==> flow/design.v <==
`timescale 1ns / 1ps
module key_debounce #(  
   parameter	DELAY_TIME = 250_000  
)(
		input wire	clk,		
		input wire  rstn,
		input wire	key_in,		
		output reg 	press_on			
);
reg		key_in_r0;		
reg		key_in_r1;		
reg 		key_in_nedge;		
reg	[$clog2(DELAY_TIME)-1:0]delay_cnt;		
reg		delay_flag;		 
always @(posedge clk or negedge rstn)
begin
    if(rstn == 1'b0) begin
        key_in_r0 <= 1'b0	;	
        key_in_r1 <= 1'b0	;	
    end
    else begin
       key_in_r0 <= key_in;
	   key_in_r1 <= key_in_r0;
    end
end
always @(posedge clk or negedge rstn)
begin
    if(rstn == 1'b0) begin
        key_in_nedge <= 1'b0;               
    end
    else begin
        key_in_nedge <= ~key_in_r0 & key_in_r1;
    end 
end
always @(posedge clk or negedge rstn)
begin
    if(rstn == 1'b0) begin
        delay_cnt  <= 'd0;	
    end
    else begin
        if((delay_flag == 1) && (delay_cnt == DELAY_TIME - 1))
				delay_cnt <= 0;
        else if ((delay_flag == 1) && (delay_cnt < DELAY_TIME - 1))
            delay_cnt <= delay_cnt + 1;
        else  
				delay_cnt <= 0;
    end
end
always @(posedge clk or negedge rstn)
begin
    if(rstn == 1'b0) begin
	 delay_flag <= 1'b0;		 
    end
    else begin
        if(key_in_nedge) begin	 
				delay_flag <= 1'b1;	 
        end
        else if (delay_cnt == DELAY_TIME - 1) begin
            delay_flag <= 1'b0;
        end
        else
            delay_flag <= delay_flag;
    end
end
always @(posedge clk or negedge rstn)
begin
    if(rstn == 1'b0) begin
        press_on <= 1'b0;
    end
    else begin
        if((delay_cnt == DELAY_TIME - 1) && (delay_flag == 1'b1)) begin		 
		    press_on <= 1'b1;
        end
        else begin
            press_on <= 1'b0;
        end
    end
end
endmodule
`timescale 1ns / 1ps
module Display(
    input	wire	clk,   
    input   wire  rstn,
    input	wire	[3:0]  sw_in,  
    input   wire  [2:0]  press_on,
    output	wire	[1:0]  reg_ab, 
    output  wire  [7:0]  led_time,
    output	wire 	[3:0]  seg_data_1, 
	 output	wire 	[3:0]  seg_data_2 
    );
localparam COUNT_1S = 12048;  
localparam Quarter_Time = 60; 	 
localparam Quarter_Time_rest = 10;	 
wire clk1h;
reg [13:0] counter ; 
reg [13:0] Qcounter ;
reg [6:0] scorer_A ; 
reg [6:0] scorer_B ; 
reg [6:0] Quarter_Time_Down ;	 
reg [2:0] Quarter_Time_rest_Down ;  
reg [4:0] AttackT_A ; 
reg [4:0] AttackT_B; 
reg [1:0] reg_ab_reg;
reg [7:0] led_time_reg ;
reg [3:0] seg_data_1_reg;
reg [3:0] seg_data_2_reg;
reg [1:0] DownCNT;	 
reg [6:0] countA_1;	 
reg [6:0] countA_2;	 
reg [6:0] countA_3;	 
reg [6:0] countB_1;	 
reg [6:0] countB_2;	 
reg [6:0] countB_3;	 
always @(posedge clk or negedge rstn)
begin
    if(rstn == 1'b0) begin	 
       led_time_reg <= 8'b0000_0000; 
       Qcounter <= 'd0; 
	    Quarter_Time_Down <= Quarter_Time;	
		 Quarter_Time_rest_Down <= Quarter_Time_rest;
	    DownCNT <= 'd0;
    end
    else begin
        if(Qcounter == COUNT_1S - 1) begin  
            Qcounter <= 'd0;
				if(Quarter_Time_Down == 0) begin        
						if(DownCNT == 2'd3) begin
						   DownCNT <= 2'd3;
							Quarter_Time_Down <=  0;
							Quarter_Time_rest_Down <= 0;
							led_time_reg <= {led_time_reg[5:0],1'b1,1'b1}; 
						end
						else begin
							if(Quarter_Time_rest_Down == 0)begin
								DownCNT <= DownCNT + 1'b1;
								Quarter_Time_Down <=  Quarter_Time;
								Quarter_Time_rest_Down <= Quarter_Time_rest;
								led_time_reg <= {led_time_reg[5:0],1'b1,1'b1}; 
							end
							else begin
								Quarter_Time_rest_Down <= Quarter_Time_rest_Down -1'b1;
							end
						end
				 end
				 else begin
					 Quarter_Time_Down <= Quarter_Time_Down - 1'b1;
				 end
        end
        else begin
           Qcounter <= Qcounter + 1; 
        end 
    end
end 
always @(posedge clk or negedge rstn)
begin
    if(rstn == 1'b0) begin
        scorer_A <= 'd0; 
        scorer_B <= 'd0; 
		  countA_1 <= 'd0;countA_2 <= 'd0;countA_3 <= 'd0;
		  countB_1 <= 'd0;countB_2 <= 'd0;countB_3 <= 'd0;
	 end
    else begin
        case(sw_in[3:1])
            3'b011:begin  
              case(press_on)  
                3'b001: begin
                    scorer_A <= scorer_A + 1;
						  countA_1 <= countA_1 + 1;
                end 
                3'b010: begin
                    scorer_A <= scorer_A + 2;
						  countA_2 <= countA_2 + 1;
                end 
                3'b100: begin
                    scorer_A <= scorer_A + 3;
						  countA_3 <= countA_3 + 1;
					 end
                default:begin
                    scorer_A <= scorer_A; 
                end
              endcase  
            end
            3'b111:begin  
               case(press_on)
                3'b001: begin
                    scorer_B <= scorer_B + 1;
						  countB_1 <= countB_1 + 1;
                end 
                3'b010: begin
                    scorer_B <= scorer_B + 2;
						  countB_2 <= countB_2 + 1;
                end 
                3'b100: begin
                    scorer_B <= scorer_B + 3;
						  countB_3 <= countB_3 + 1;
                end
                default:begin
                    scorer_B <= scorer_B; 
                end
              endcase     
            end			 
            default:begin
                scorer_A <= scorer_A; 
                scorer_B <= scorer_B; 
            end
        endcase
    end
end
always @(posedge clk or negedge rstn)
begin
    if(rstn == 1'b0) begin
        AttackT_A <= 5'd24;
        AttackT_B <= 5'd24;
        counter <=  'd0;
    end
    else begin
        case(sw_in[3:1])
		3'b000:begin    
              if(sw_in[0] == 1'b1) begin 
                    if(counter == COUNT_1S - 1) begin  
                            counter <= 'd0;
									 if(AttackT_A == 0) begin  
                                AttackT_A <= 0 ;
                            end
                            else begin
                               AttackT_A <= AttackT_A - 1'b1;
                            end
                    end
                    else begin
                       counter <= counter + 1;
                    end
             end
             else begin   
                counter <= counter;
             end   
		end
		3'b001:begin  
              if(sw_in[0] == 1'b1) begin  
                    if(counter == COUNT_1S - 1) begin  
                            counter <= 'd0;
                            if(AttackT_B == 0) begin 
                                AttackT_B <= 0 ;
                            end
                            else begin
                               AttackT_B <= AttackT_B - 1'b1;
                            end
                    end
                    else begin
                       counter <= counter + 1;
                    end
             end
             else begin   
                counter <= counter;
             end
		end
		3'b011:begin  
           counter <=  counter;
           AttackT_A <= AttackT_A;
		     AttackT_B <= AttackT_B;
		end
		3'b111:begin  
		     counter <=  counter;
           AttackT_A <= AttackT_A;
		     AttackT_B <= AttackT_B;
		end	
		default:begin
            counter <=  'd0;
            AttackT_A <= 5'd24;
		      AttackT_B <= 5'd24;
	    end
	   endcase
    end
end
always @(posedge clk or negedge rstn)
begin
    if(rstn == 1'b0) begin
		  seg_data_1_reg <= 4'd16; 
        seg_data_2_reg <= 4'd16;
		  reg_ab_reg <= 2'b11;
    end
    else begin
        case(sw_in[3:1])
		3'b000:begin    
            seg_data_2_reg <= AttackT_A%10; 
            seg_data_1_reg <= AttackT_A/10; 
			reg_ab_reg <= 2'b10;
		end
		3'b001:begin  
            seg_data_2_reg <= AttackT_B%10;
            seg_data_1_reg <= AttackT_B/10;
			reg_ab_reg <= 2'b01;
		end
		3'b011:begin  
            seg_data_2_reg <= scorer_A%10;
            seg_data_1_reg <= scorer_A/10;
			reg_ab_reg <= 2'b10;
		end
		3'b111:begin  
				seg_data_2_reg <= scorer_B%10;
				seg_data_1_reg <= scorer_B/10;
		   reg_ab_reg <= 2'b01;
		end			 
		3'b110:begin   
				if(Quarter_Time_Down == 0)begin
					seg_data_2_reg <= Quarter_Time_rest_Down%10;
					seg_data_1_reg <= Quarter_Time_rest_Down/10;end
				else begin
					seg_data_2_reg <= Quarter_Time_Down%10;
					seg_data_1_reg <= Quarter_Time_Down/10;end
		    reg_ab_reg <= 2'b00;
		end
		3'b100:begin   
            if(scorer_A > scorer_B) begin
					seg_data_2_reg <= 4'd10;   
					seg_data_1_reg <= scorer_A-scorer_B;   
					reg_ab_reg <= 2'b10;
			   end
				else if(scorer_A < scorer_B) begin
					seg_data_2_reg <= 4'd11;   
					seg_data_1_reg <= scorer_B-scorer_A;   
					reg_ab_reg <= 2'b01;
			   end 
				else begin	 
					seg_data_2_reg <= 4'd00;  
					seg_data_1_reg <= 4'd00;   
					reg_ab_reg <= 2'b00;
				end
		end
	   3'b010:begin
		case(press_on)	 
				3'b001:begin
					seg_data_2_reg <= countA_1%10;
					seg_data_1_reg <= countA_1/10;end
				3'b010:begin
					seg_data_2_reg <= countA_2%10;
					seg_data_1_reg <= countA_2/10;end
				3'b100:begin
					seg_data_2_reg <= countA_3%10;
					seg_data_1_reg <= countA_3/10;end
				endcase
		end
		3'b101:begin
				case(press_on)
				3'b001:begin
					seg_data_2_reg <= countB_1%10;
					seg_data_1_reg <= countB_1/10;end
				3'b010:begin
					seg_data_2_reg <= countB_2%10;
					seg_data_1_reg <= countB_2/10;end
				3'b100:begin
					seg_data_2_reg <= countB_3%10;
					seg_data_1_reg <= countB_3/10;end
				endcase
		end
		default:begin  
			seg_data_2_reg <= 4'd16;
			seg_data_1_reg <= 4'd16;
			reg_ab_reg <= 2'b11;
	    end
	endcase
    end
end    
assign reg_ab = reg_ab_reg;  
assign led_time = led_time_reg;
assign seg_data_1 = seg_data_1_reg;
assign seg_data_2 = seg_data_2_reg;
endmodule
`timescale 1ns / 1ps
module segment(
    input  [3:0] seg_data_1,
    input  [3:0] seg_data_2,
    output [8:0] seg_led_1,
    output [8:0] seg_led_2
);
function [8:0] seg;
    input [3:0] d;
    begin
        case (d)
            4'd0:  seg = 9'h3f;
            4'd1:  seg = 9'h06;
            4'd2:  seg = 9'h5b;
            4'd3:  seg = 9'h4f;
            4'd4:  seg = 9'h66;
            4'd5:  seg = 9'h6d;
            4'd6:  seg = 9'h7d;
            4'd7:  seg = 9'h07;
            4'd8:  seg = 9'h7f;
            4'd9:  seg = 9'h6f;
            4'd10: seg = 9'h77;  
            4'd11: seg = 9'h7c;  
            4'd12: seg = 9'h39;
            4'd13: seg = 9'h5e;
            4'd14: seg = 9'h79;
            default: seg = 9'h71;
        endcase
    end
endfunction
assign seg_led_1 = seg(seg_data_1);
assign seg_led_2 = seg(seg_data_2);
endmodule
`timescale 1ns / 1ps
module BallCompetition(
    input	wire clk,					 
    input   wire rstn,					 
    input	wire	[3:0]  sw_in,  	 
    input   wire  [2:0]  key_in,		 
    output	wire	[1:0]  reg_ab,  	 
    output  wire  [7:0]  led_time,	 
    output  [8:0]  seg_led_1,			 
	 output  [8:0]  seg_led_2			 
);
	localparam DelayTime = 250;   
   wire [2:0]	press_on;				 
	wire [3:0] seg_data_1;				 
	wire [3:0] seg_data_2;				 
    key_debounce	 
    #(.DELAY_TIME  (DelayTime))  
    key0
    (
		.clk(clk),		            
      .rstn(rstn),
      .key_in(key_in[0]),		
      .press_on(press_on[0])	       
    );
    key_debounce
    #(.DELAY_TIME  (DelayTime))  
    key1
    (
      .clk(clk),		           
      .rstn(rstn),
      .key_in(key_in[1]),		
      .press_on(press_on[1])	       
    );
    key_debounce
    #(.DELAY_TIME  (DelayTime))  
    key2
    (
      .clk(clk),		            
      .rstn(rstn),
      .key_in(key_in[2]),		
      .press_on(press_on[2])	      
    ); 
    Display u_Display(
      .clk(clk),  
      .rstn(rstn),
      .sw_in(sw_in),  
      .press_on(press_on),
      .reg_ab(reg_ab), 
      .led_time(led_time),
      .seg_data_1(seg_data_1),  
      .seg_data_2(seg_data_2)      
    );
    segment u_segment(
   .seg_data_1  (seg_data_1),	
	.seg_data_2  (seg_data_2),		
	.seg_led_1   (seg_led_1),		
	.seg_led_2	 (seg_led_2)
    );
endmodule
### Tool chain data of BallCompetition

The steps from the RTL of BallCompetition to its reports follow in flow order.
Lines are those of the file above, counted from 1.
Library cell names are shortened.
Not given: -

| set-up | value |
|---|---|
| top | BallCompetition |
| clock port | clk |
| cell library | sky130hd |
| timing corner | tt_025C_1v80 |

### After elaboration

Counts by Yosys on the flattened word-level netlist (proc, flatten, opt, wreduce; memories kept). Register bits leave out memories and registers merged into their read ports (data or address). Print and check cells are left out. Cells with the same type and inputs are merged into one.
Yosys's memory passes give these memory sizes; they may raise the number of words (mostly to a power of two), join words into wider ones and drop unused or constant bits.

| storage and ports | value |
|---|---|
| memory bits (writable) | 0 |
| flip-flop bits (word level) | 163 |
| memories kept | 2 |
| elaborated cells | 217 |
| bits in latches | 0 |
| bits of input ports | 9 |
| output and inout port bits | 28 |
| memory bits (read-only) | 224 |
| clocked read ports x word width | 0 |

| cells by class | value |
|---|---|
| magnitude comparators | 5 |
| equal/unequal tests | 24 |
| div/mod/pow operators | 24 |
| shifts and indexed selects | 0 |
| bitwise operators | 9 |
| multiplexer cells | 53 |
| reductions and logical operators | 39 |
| multiply operators | 0 |
| add/sub/neg operators | 24 |

Memories:

| name | depth | width | read ports | write ports | RTL line | RTL |
|---|---|---|---|---|---|---|
| (no name shown) | 16 | 7 | 1 | 0 | 378 | `case (d)` |
| (no name shown) | 16 | 7 | 1 | 0 | 378 |  |

Operator list:

| operator | number |
|---|---|
| 7-bit by 4-bit divider with 32-bit output (second input constant) | 9 |
| 7-bit by 4-bit remainder unit with 32-bit output (second input constant) | 9 |
| 5-bit by 4-bit divider with 32-bit output (second input constant) | 2 |
| 5-bit by 4-bit remainder unit with 32-bit output (second input constant) | 2 |
| 3-bit by 4-bit divider with 32-bit output (second input constant) | 1 |
| 3-bit by 4-bit remainder unit with 32-bit output (second input constant) | 1 |
| 4-bit parallel mux with 8-bit select | 2 |
| 8-bit two-way mux | 8 |
| 7-bit by 1-bit adder with 7-bit output (second input constant) | 8 |
| 4-bit parallel mux with 3-bit select | 4 |
| 7-bit parallel mux with 3-bit select | 2 |
| 14-bit two-way mux | 3 |
| 5-bit two-way mux | 6 |
| 14-bit by 1-bit adder with 14-bit output (second input constant) | 2 |
| 14-bit == test (second input constant) | 2 |
| 7-bit by 2-bit adder with 7-bit output (second input constant) | 4 |
| 14-bit parallel mux with 2-bit select | 1 |
| 8-bit by 1-bit adder with 8-bit output (second input constant) | 3 |
| 8-bit < comparator (second input constant) | 3 |
| 8-bit == test (second input constant) | 3 |
| 4-bit two-way mux | 6 |
| 2-bit AND reduction | 11 |
| 7-bit two-way mux | 3 |
| 5-bit parallel mux with 2-bit select | 2 |
| 3-bit == test (second input constant) | 5 |
| 3-bit AND reduction | 4 |
| 5-bit by 1-bit subtractor with 5-bit output (second input constant) | 2 |
| 5-bit logical NOT | 2 |

Not listed: further kinds 28, cells in them 68.

### Longest topological paths

Longest topological path by Yosys (ltp), each cell counted once; first at word level (registers and memories cut), then after technology mapping (sequential cells cut; the memories' decode and read muxes count).

| logic depth | value |
|---|---|
| depth in word-level cells | 5 |
| ABC_AREA | 0 |
| gate-level depth with buffers | 30 |
| mapped depth without buffers | 26 |

### After synthesis

Source: synth_stat.txt of the flow (Yosys; design flattened, memories mapped). It holds for the ABC_AREA given above (unset counts as 0); a run with the other value may have another netlist.
The area totals of this step are shown rounded.

| synthesis totals | value |
|---|---|
| cell count | 1266 |
| mapped flip-flops | 159 |
| chip area (Yosys) | 11010 um^2 |
| sequential part of the area | 3993 um^2 |
| buffers | 54 |

Cells by type:

| cell | number | area in all (um^2) |
|---|---|---|
| dfrtp_1 | 148 | 3.7E+03 |
| ha_1 | 59 | 738.208 |
| nor2_1 | 127 | 476.707 |
| nand2_1 | 115 | 431.664 |
| xnor2_1 | 49 | 429.162 |
| o21ai_0 | 80 | 400.384 |
| a21oi_1 | 72 | 360.346 |
| dfstp_2 | 11 | 289.027 |
| xor2_1 | 30 | 262.752 |
| inv_1 | 59 | 221.462 |
| nor3_1 | 43 | 215.206 |
| nand3_1 | 42 | 210.202 |
| mux2_2 | 16 | 180.173 |
| nand4_1 | 27 | 168.912 |
| and3_1 | 26 | 162.656 |
| nor2b_1 | 17 | 106.352 |
| a221oi_1 | 12 | 105.101 |
| a31oi_1 | 16 | 100.096 |

Other cell types: 76; their cells: 317.
The figures by module come from a second, unflattened synthesis with its own total; it is not the netlist above.

| unflattened totals | value |
|---|---|
| cells (unflattened synthesis) | 1261 |
| area (unflattened synthesis) | 11170 um^2 |

Each row is one instance without its submodules.

Modules:

| module | times used | area (um^2) | cells | seq. area (um^2) |
|---|---|---|---|---|
| Display | 1 | 8877 | 1031 | 3017 |
| key_debounce (DELAY_TIME=250) | 3 | 584.3 | 53 | 325.3 |
| segment | 1 | 535.5 | 71 | 0.0 |
| BallCompetition | 1 | 0.0 | 0 | 0.0 |

### Worst setup path after synthesis

OpenSTA on the mapped netlist: ideal clock, no wires. The path of least setup slack (recovery checks aside). Input and output delay are each 20% of the period. Register names are those of the netlist, which keeps one name where synthesis merged equal registers.

| timing post-synthesis | value |
|---|---|
| path kind | in2reg |
| from | input port sw_in[3] |
| to | register u_Display.seg_data_1_reg[0] |
| external input delay | 2.000 ns |
| period | 10.0 ns |
| buffers on the path | 5 |
| launch time at the first pin | 2.000 ns |
| slack | 3.211 ns |
| arrival | 6.707 ns |
| stages | 30 |
| path delay | 4.789 ns |
| data required time | 9.918 ns |
| library setup time | 0.082 ns |
| synthesis period reached | 6.789 ns |

"path delay" is the arrival time less input delay plus setup time.
"stages" counts driving pins, that of a launching flip-flop among them; a cell with two outputs on the path counts twice.
"synthesis period reached" is the clock period less the worst setup slack; recovery checks do not enter. This is arithmetic on one report: input and output delays are still those of the set period (20% each).
Between the ends stands the longest chain of elaborated cells between them, by number of cells; it is not shown to be the way that was timed. Of several equally long chains one is given.
A line is the first line of the expression or statement that the cell stems from. Yosys adds cells for indexed reads and writes and turns some case tables into memories.
At most two assigning lines are given for a register; there are more.

| between the ends, post-synthesis | value |
|---|---|
| cells stage by stage | buf_2 -> buf_2 -> buf_2 -> buf_2 -> buf_1 -> a21oi_1 -> a21oi_1 -> o21ai_0 -> o2111ai_1 -> a221o_1 -> inv_1 -> ha_1 -> inv_1 -> a21oi_1 -> o31ai_1 -> nor4_4 -> a211o_1 -> and2_1 -> nor2_1 -> nor2_1 -> nor2_1 -> nor2_1 -> a21oi_1 -> ha_1 -> nand2_1 -> or3_1 -> a211o_1 -> a31oi_1 -> mux2_2 -> a31oi_1 |
| length of the longest elaborated chain | 3 |
| elaborated cells on any way between the ends | 13 |
| those cells by class | eq/ne (9); mux (1); reduce/logical (3) |

Ends and longest elaborated chain, post-synthesis:

| what | RTL line | RTL |
|---|---|---|
| from (decl) | 405 | `input wire [3:0] sw_in,` |
| 3-bit == test | 282 | `case(sw_in[3:1])` |
| 4-bit by 1-bit inequality test with 1-bit output | - |  |
| 3-bit AND reduction | - |  |
| to (assign) | 285 | `seg_data_1_reg <= AttackT_A/10;` |
| to (assign) | 290 | `seg_data_1_reg <= AttackT_B/10;` |
| to (decl) | 105 | `reg [3:0] seg_data_1_reg;` |

### Worst path after layout

Path of least setup slack in the final report of flow run 1 (OpenROAD, finished layout, wires in). Where an end is a register, its clock arrival counts in the times.

| timing after layout | value |
|---|---|
| path kind | in2reg |
| from | input port sw_in[3] |
| to | register u_Display.seg_data_1_reg[0] |
| stages | 24 |
| arrival | 6.80 ns |
| data required time | 8.21 ns |
| external input delay | 1.57 ns |
| library setup time | 0.08 ns |
| slack | 1.41 ns |
| buffers on the path | 4 |
| launch time at the first pin | 1.57 ns |
| period | 7.86 ns |

Between the ends stands the longest chain of elaborated cells between them, by number of cells; it is not shown to be the way that was timed. Of several equally long chains one is given.
At most two assigning lines are given for a register; there are more.

| between the ends, after layout | value |
|---|---|
| cells stage by stage | clkbuf_4 -> nand3b_1 -> buf_4 -> nor3_1 -> o2111ai_1 -> a221o_1 -> inv_1 -> ha_1 -> inv_1 -> a21oi_1 -> o31ai_1 -> nor4_4 -> buf_4 -> o32ai_2 -> buf_4 -> and2_1 -> a21oi_1 -> ha_1 -> nand2_1 -> or3_1 -> a211o_1 -> a31oi_1 -> mux2_2 -> a31oi_1 |
| length of the longest elaborated chain | 3 |
| elaborated cells on any way between the ends | 13 |
| those cells by class | eq/ne (9); mux (1); reduce/logical (3) |

Ends and longest elaborated chain, after layout:

| what | RTL line | RTL |
|---|---|---|
| from (decl) | 405 | `input wire [3:0] sw_in,` |
| 3-bit == test | 282 | `case(sw_in[3:1])` |
| 4-bit by 1-bit inequality test with 1-bit output | - |  |
| 3-bit AND reduction | - |  |
| to (assign) | 285 | `seg_data_1_reg <= AttackT_A/10;` |
| to (assign) | 290 | `seg_data_1_reg <= AttackT_B/10;` |
| to (decl) | 105 | `reg [3:0] seg_data_1_reg;` |

Measured data: module BallCompetition, platform sky130hd, 3 stored runs of the flow under differing settings, order arbitrary. Input and output delays are each 20% of the period that was set; the output load is 0.01 pF.
"clock period achieved" is the run's clock period less its worst setup slack. It is reckoned from that one timing run; input and output delays stay at 20% of the period that was set.
"power consumption" rests on the timing tool's default activity at the inputs, not on a simulated workload.
Values from the reports are rounded here.
A setting shown as - is not set for that run.

| run name | CORE_UTILIZATION | SETUP_SLACK_MARGIN | period_ns | CAP_MARGIN | CORE_MARGIN | SLEW_MARGIN | ABC_AREA | CELL_PAD_IN_SITES_DETAIL_PLACEMENT | CELL_PAD_IN_SITES_GLOBAL_PLACEMENT | CORE_ASPECT_RATIO | CTS_CLUSTER_DIAMETER | CTS_CLUSTER_SIZE | GPL_TIMING_DRIVEN | MAX_ROUTING_LAYER | MIN_ROUTING_LAYER | PLACE_DENSITY_LB_ADDON | TNS_END_PERCENT | chip area after synthesis (Yosys) (um^2) | area of the die (um^2) | standard-cell area after routing (um^2) | worst setup slack after layout (ns) | setup TNS (ns) | power consumption (uW) | clock period achieved (ns) |
|---|---|---|---|---|---|---|---|---|---|---|---|---|---|---|---|---|---|---|---|---|---|---|---|---|
| flow run 1 | 40 | 1.23 | 7.86 | 20 | 2 | 20 | - | - | - | - | - | - | - | - | - | - | - | 11010 | 28880 | 12250 | 1.415 | 0.000 | 2301 | 6.445 |
| flow run 2 | 28 | 0.34 | 13.1 | 20 | 3 | 30 | 1 | 2 | 1 | 1.08 | 86 | 15 | 0 | met5 | met2 | 0.01 | 30 | 11200 | 42440 | 12790 | 5.308 | 0.000 | 1575 | 7.792 |
| flow run 3 | 24 | - | 7.16 | 25 | 9 | 20 | 1 | 1 | 3 | - | - | - | 0 | met5 | met2 | - | - | 11200 | 54770 | 12930 | 0.672 | 0.000 | 2911 | 6.488 |
